==> flow/design.v <==
`timescale 1ns / 1ps
module multiplier (
    input  wire        clk,
    input  wire        rst,      
    input  wire [31:0] x,        
    input  wire [31:0] y,        
    input  wire        start,    
    output reg  [63:0] z,        
    output wire        busy      
  );
  localparam IDLE = 1'b0;
  localparam CALC = 1'b1;
  reg        state;
  reg [5:0]  count;
  reg [31:0] M;
  reg [64:0] P;
  reg        busy_r;
  assign busy = busy_r;
  wire [31:0] A = P[64:33];
  wire [1:0]  booth_bits = P[1:0];
  wire [31:0] add_sub_val = (booth_bits == 2'b01) ? M :
       (booth_bits == 2'b10) ? (~M + 1'b1) : 32'd0;
  wire [31:0] next_A = A + add_sub_val;
  wire [64:0] next_P = {next_A[31], next_A, P[32:1]};
  always @(posedge clk or posedge rst)
  begin
    if (rst)
    begin
      state  <= IDLE;
      count  <= 6'd0;
      M      <= 32'd0;
      P      <= 65'd0;
      z      <= 64'd0;
      busy_r <= 1'b0;
    end
    else
    begin
      case (state)
        IDLE:
        begin
          if (start)
          begin
            M      <= x;
            P      <= {32'd0, y, 1'b0};
            count  <= 6'd0;
            busy_r <= 1'b1;
            state  <= CALC;
          end
        end
        CALC:
        begin
          P <= next_P;
          count <= count + 1'b1;
          if (count == 6'd31)
          begin
            state  <= IDLE;
            z      <= next_P[64:1];
            busy_r <= 1'b0;
          end
        end
      endcase
    end
  end
endmodule
`timescale 1ns / 1ps
module mac (
    input  wire        clk,
    input  wire        rst,
    input  wire [31:0] x,
    input  wire [31:0] y,
    input  wire        start,
    output wire [31:0] z,
    output wire        busy
  );
  wire        busy0;
  wire        busy1;
  wire        busy2;
  wire        busy3;
  wire [31:0] x0 = {{24{x[ 7]}}, x[ 7: 0]};
  wire [31:0] x1 = {{24{x[15]}}, x[15: 8]};
  wire [31:0] x2 = {{24{x[23]}}, x[23:16]};
  wire [31:0] x3 = {{24{x[31]}}, x[31:24]};
  wire [31:0] y0 = {{24{y[ 7]}}, y[ 7: 0]};
  wire [31:0] y1 = {{24{y[15]}}, y[15: 8]};
  wire [31:0] y2 = {{24{y[23]}}, y[23:16]};
  wire [31:0] y3 = {{24{y[31]}}, y[31:24]};
  wire [63:0] result0;
  wire [63:0] result1;
  wire [63:0] result2;
  wire [63:0] result3;
  assign busy = busy0 | busy1 | busy2 | busy3;
  assign z    = result0[31:0] + result1[31:0] + result2[31:0] + result3[31:0];
  multiplier U_mul0 (
               .clk    (clk),
               .rst    (rst),
               .x      (x0),
               .y      (y0),
               .start  (start),
               .z      (result0),
               .busy   (busy0)
             );
  multiplier U_mul1 (
               .clk    (clk),
               .rst    (rst),
               .x      (x1),
               .y      (y1),
               .start  (start),
               .z      (result1),
               .busy   (busy1)
             );
  multiplier U_mul2 (
               .clk    (clk),
               .rst    (rst),
               .x      (x2),
               .y      (y2),
               .start  (start),
               .z      (result2),
               .busy   (busy2)
             );
  multiplier U_mul3 (
               .clk    (clk),
               .rst    (rst),
               .x      (x3),
               .y      (y3),
               .start  (start),
               .z      (result3),
               .busy   (busy3)
             );
endmodule
Tool chain data of mac
What the tools print for mac, step after step.
Lines are those of the file above, counted from 1.
Operators carry their Yosys type and port widths (W data, S select, Z words).
Library cell names are shortened.
The mark -- stands for no value.
- design top: mac
- clock input: clk
- cell library: sky130hd
- corner: tt_025C_1v80

Word level
Source: Yosys, flattened and elaborated, memories not mapped. Widths are those after wreduce. Registers that Yosys merges into a memory's read port (data or address) are not register bits. Print and check cells do not count. Equal cells are merged and count once.
- bits in registers: 452
- input port bits: 67
- noted output and inout bits: 33
- elaborated cells at 121
- add/sub/neg operators at 15
- eq/ne operators at 20
- mux-type cells at 39
- noted bitwise operators: 11
- reduce/logical cells: 12
- operators with widths (cell ; count):
    $pmux W65 S2 ; 4
    $mux W65 ; 4
    $mux W32 ; 8
    $add A32 B32 Y32 ; 7
    $add A32 B1 Y32 const B ; 4
    $not A32 Y32 ; 4
    $pmux W6 S2 ; 4
    $reduce_and A2 Y1 ; 12
    $add A6 B1 Y6 const B ; 4
    $eq A6 B5 Y1 const B ; 4
    $ne A2 B2 Y1 const B ; 8
    $pmux W1 S2 ; 8
    $mux W1 ; 10
    $eq A2 B1 Y1 const B ; 4
    $eq A2 B2 Y1 const B ; 4
    $mux W6 ; 1
    $not A1 Y1 ; 4
    $or A1 B1 Y1 ; 3

Depth
Yosys ltp: most cells in a row. Word level: on the elaborated netlist, between registers, memories and ports. Mapped: between sequential cells and ports; inverters and the memories' decode and read muxes count.
- noted depth after elaboration: 6
- ABC_AREA: 0
- depth in mapped cells at 18
- depth with buffers taken out: 18

Netlist
Yosys stat after the flow's synthesis: flattened, memories mapped to cells. It holds for the ABC_AREA given above (unset counts as 0); a run with the other value may have another netlist.
- mapped cells at 3287
- noted cell area after synthesis: 0.0287976 mm2
- area of sequential cells: 0.0112108 mm2
- mapped flip-flops at 448
- cell types (type ; count ; area in all (um2)):
    dfrtp_1 ; 448 ; 1.12E+04
    ha_1 ; 211 ; 2.64E+03
    nand2_1 ; 632 ; 2.37E+03
    o21ai_0 ; 445 ; 2.23E+03
    fa_1 ; 66 ; 1.32E+03
    a21oi_1 ; 247 ; 1.24E+03
    inv_1 ; 215 ; 807.024
    xnor2_1 ; 80 ; 700.672
    a21o_1 ; 85 ; 638.112
    xor2_1 ; 68 ; 595.571
    clkbuf_1 ; 149 ; 559.286
    mux2_2 ; 42 ; 472.954
    nor2_1 ; 93 ; 349.085
    mux2i_1 ; 33 ; 330.317
    nand3_1 ; 50 ; 250.24
    nand4_1 ; 28 ; 175.168
    o31ai_1 ; 23 ; 172.666
    nand2b_1 ; 24 ; 150.144
Not listed: further types 66, cells in them 348.
The figures by module come from a second, unflattened synthesis with its own total; it is not the netlist above.
- cell total of the unflattened synthesis at 4575
- area total of the unflattened synthesis: 0.0402786 mm2
Each row is one instance without its submodules.
- modules (module ; instances ; cells ; area (mm2) ; seq. area (mm2)):
    multiplier ; 4 ; 1032 ; 0.0092163 ; 0.004179
    mac ; 1 ; 447 ; 0.0034133 ; 0

Path before layout
Path of least setup slack by OpenSTA after synthesis, without wires, with an ideal clock, recovery checks aside; 20% of the period is set as input and as output delay. Where synthesis merged equal registers, the netlist keeps one of their names.
- path type: flip-flop to output port
- start: reg U_mul1.z[1]
- end: out z[29]
- noted period: 7.0 ns
- external output delay at 1.400 ns
- noted time at the first pin: 0.000 ns
- data arrival time: 3.745 ns
- path slack at 1.855 ns
- delay of the path: 3.745 ns
- driving pins on the path: 16
- noted buffers on the path: 0
- synthesis period reached at 5.145 ns
"delay of the path" is the arrival time less input delay plus setup time.
A path that ends at an output port has no setup time.
"driving pins on the path" counts driving pins, that of a launching flip-flop among them; a cell with two outputs on the path counts twice.
"synthesis period reached" = period - worst setup slack (recovery checks aside). The figure is calculated, with input and output delays left at 20% of the set period.
The rows between start and end are the longest chain of elaborated cells between them; the timing report does not say that the signal goes this way. Where chains are equally long, one stands for them.
A line is the first line of the expression or statement that the cell stems from. Yosys adds cells for indexed reads and writes and turns some case tables into memories.
- cells stage by stage: dfrtp_1 -> inv_1 -> fa_1 -> fa_1 -> inv_1 -> ha_1 -> fa_1 -> a21oi_1 -> o21bai_1 -> a211oi_1 -> o31ai_1 -> a21oi_1 -> o21bai_1 -> a31o_2 -> a221oi_1 -> xnor2_1
- length of the longest elaborated chain: 3
- elaborated cells between the ends (all ways): 3
- those cells by class: add/sub: 3
- ends and longest elaborated chain, after synthesis (element ; line ; text):
    start: declaration ; 8 ; output reg  [63:0] z,
    start: assignment ; 33 ; z      <= 64'd0;
    start: assignment ; 57 ; z      <= next_P[64:1];
    $add A32 B32 Y32 x3 ; 92 ; assign z    = result0[31:0] + result1[31:0] + result2[31:0] + result3[31:0];
    end: declaration ; 72 ; output wire [31:0] z,

Timing after layout
From the final timing report of flow run A: the path of least setup slack in the routed layout; clock arrival at registers is part of the times.
- path type: flip-flop to output port
- start: reg U_mul1.z[1]
- end: out z[29]
- noted period: 5.54 ns
- external output delay at 1.11 ns
- noted time at the first pin: 0.65 ns
- data arrival time: 4.55 ns
- path slack at -0.12 ns
- driving pins on the path: 17
- noted buffers on the path: 1
The rows between start and end are the longest chain of elaborated cells between them; the timing report does not say that the signal goes this way. Where chains are equally long, one stands for them.
- cells stage by stage: dfrtp_1 -> inv_2 -> fa_1 -> fa_1 -> inv_2 -> ha_4 -> fa_2 -> a21oi_2 -> o21bai_4 -> a211oi_4 -> o31ai_4 -> a21oi_2 -> o21bai_2 -> a31o_4 -> a221oi_2 -> xnor2_1 -> buf_2
- length of the longest elaborated chain: 3
- elaborated cells between the ends (all ways): 3
- those cells by class: add/sub: 3
- ends and longest elaborated chain, after layout (element ; line ; text):
    start: declaration ; 8 ; output reg  [63:0] z,
    start: assignment ; 33 ; z      <= 64'd0;
    start: assignment ; 57 ; z      <= next_P[64:1];
    $add A32 B32 Y32 x3 ; 92 ; assign z    = result0[31:0] + result1[31:0] + result2[31:0] + result3[31:0];
    end: declaration ; 72 ; output wire [31:0] z,

Wiki page: mac / flow data

Record of 2 stored runs of the RTL-to-layout flow on mac, platform sky130hd. The runs are unordered. Constraints: input delay and output delay 20% of the set period each, output load 0.01 pF.
By "achieved period" is meant the clock period of the run minus its worst setup slack. This is arithmetic on one report: input and output delays are still those of the set period (20% each).
"critical path time" means the part of the period allowed to the worst setup path (the constraints hold back 20% at inputs and 20% at outputs) less its slack; where the path has registers, the arrival times of their clocks count too.

Flow run A

==> flow/run.sh <==
#!/bin/bash
# the make line also repeats the synthesis and layout settings of config.mk as NAME=value (left out here)
make -C /OpenROAD-flow-scripts/flow DESIGN_CONFIG=/design/flow/config.mk WORK_HOME=/design/flow/orfs CLKGATE_MAP_FILE= finish
==> flow/config.mk <==
export PLATFORM = sky130hd
export DESIGN_NAME = mac
export DESIGN_NICKNAME = mac
export VERILOG_FILES = /design/flow/design.v
export SDC_FILE = /design/flow/constraint.sdc
export NUM_CORES = 4
export LEC_CHECK = 0
export CAP_MARGIN = 20
export CORE_ASPECT_RATIO = 1.44
export CORE_MARGIN = 5
export CORE_UTILIZATION = 40
export CTS_CLUSTER_DIAMETER = 113
export CTS_CLUSTER_SIZE = 99
export GPL_TIMING_DRIVEN = 0
export MAX_ROUTING_LAYER = met5
export PLACE_DENSITY_LB_ADDON = 0.27
export SETUP_SLACK_MARGIN = 1.24
export SLEW_MARGIN = 5
==> flow/constraint.sdc <==
create_clock -name core_clock -period 5.54 [get_ports {clk}]
set_input_delay 1.1080 -clock core_clock [delete_from_list [all_inputs] [get_ports {clk}]]
set_output_delay 1.1080 -clock core_clock [all_outputs]
set_load 0.01 [all_outputs]

Measured in flow run A:
- worst hold slack in the final report: 0.470 ns
- achieved period at 5.657 ns
- critical path time: 4.55 ns
- critical path kind: flip-flop to output port
- utilization at 0.46
- setup TNS: -0.197 ns
- noted the overall die area: 0.0775489 mm2
- noted the synthesized cell area: 0.0287976 mm2
- noted the standard-cell area of the final layout: 0.0329191 mm2
- setup slack of the worst path at -0.117 ns

Flow run B

==> flow/run.sh <==
#!/bin/bash
# the make line also repeats the synthesis and layout settings of config.mk as NAME=value (left out here)
make -C /OpenROAD-flow-scripts/flow DESIGN_CONFIG=/design/flow/config.mk WORK_HOME=/design/flow/orfs CLKGATE_MAP_FILE= finish
==> flow/config.mk <==
export PLATFORM = sky130hd
export DESIGN_NAME = mac
export DESIGN_NICKNAME = mac
export VERILOG_FILES = /design/flow/design.v
export SDC_FILE = /design/flow/constraint.sdc
export NUM_CORES = 4
export LEC_CHECK = 0
export CAP_MARGIN = 10
export CELL_PAD_IN_SITES_DETAIL_PLACEMENT = 0
export CORE_MARGIN = 2
export CORE_UTILIZATION = 17
export CTS_CLUSTER_DIAMETER = 65
export CTS_CLUSTER_SIZE = 60
export MAX_ROUTING_LAYER = met4
export PLACE_DENSITY_LB_ADDON = 0.28
export SETUP_SLACK_MARGIN = 0.11
export SLEW_MARGIN = 20
==> flow/constraint.sdc <==
create_clock -name core_clock -period 4.65 [get_ports {clk}]
set_input_delay 0.9300 -clock core_clock [delete_from_list [all_inputs] [get_ports {clk}]]
set_output_delay 0.9300 -clock core_clock [all_outputs]
set_load 0.01 [all_outputs]

Measured in flow run B:
- worst hold slack in the final report: 0.485 ns
- achieved period at 5.402 ns
- critical path time: 4.47 ns
- critical path kind: flip-flop to output port
- utilization at 0.215
- setup TNS: -9.827 ns
- noted the overall die area: 0.172707 mm2
- noted the synthesized cell area: 0.0287976 mm2
- noted the standard-cell area of the final layout: 0.0362373 mm2
- setup slack of the worst path at -0.752 ns
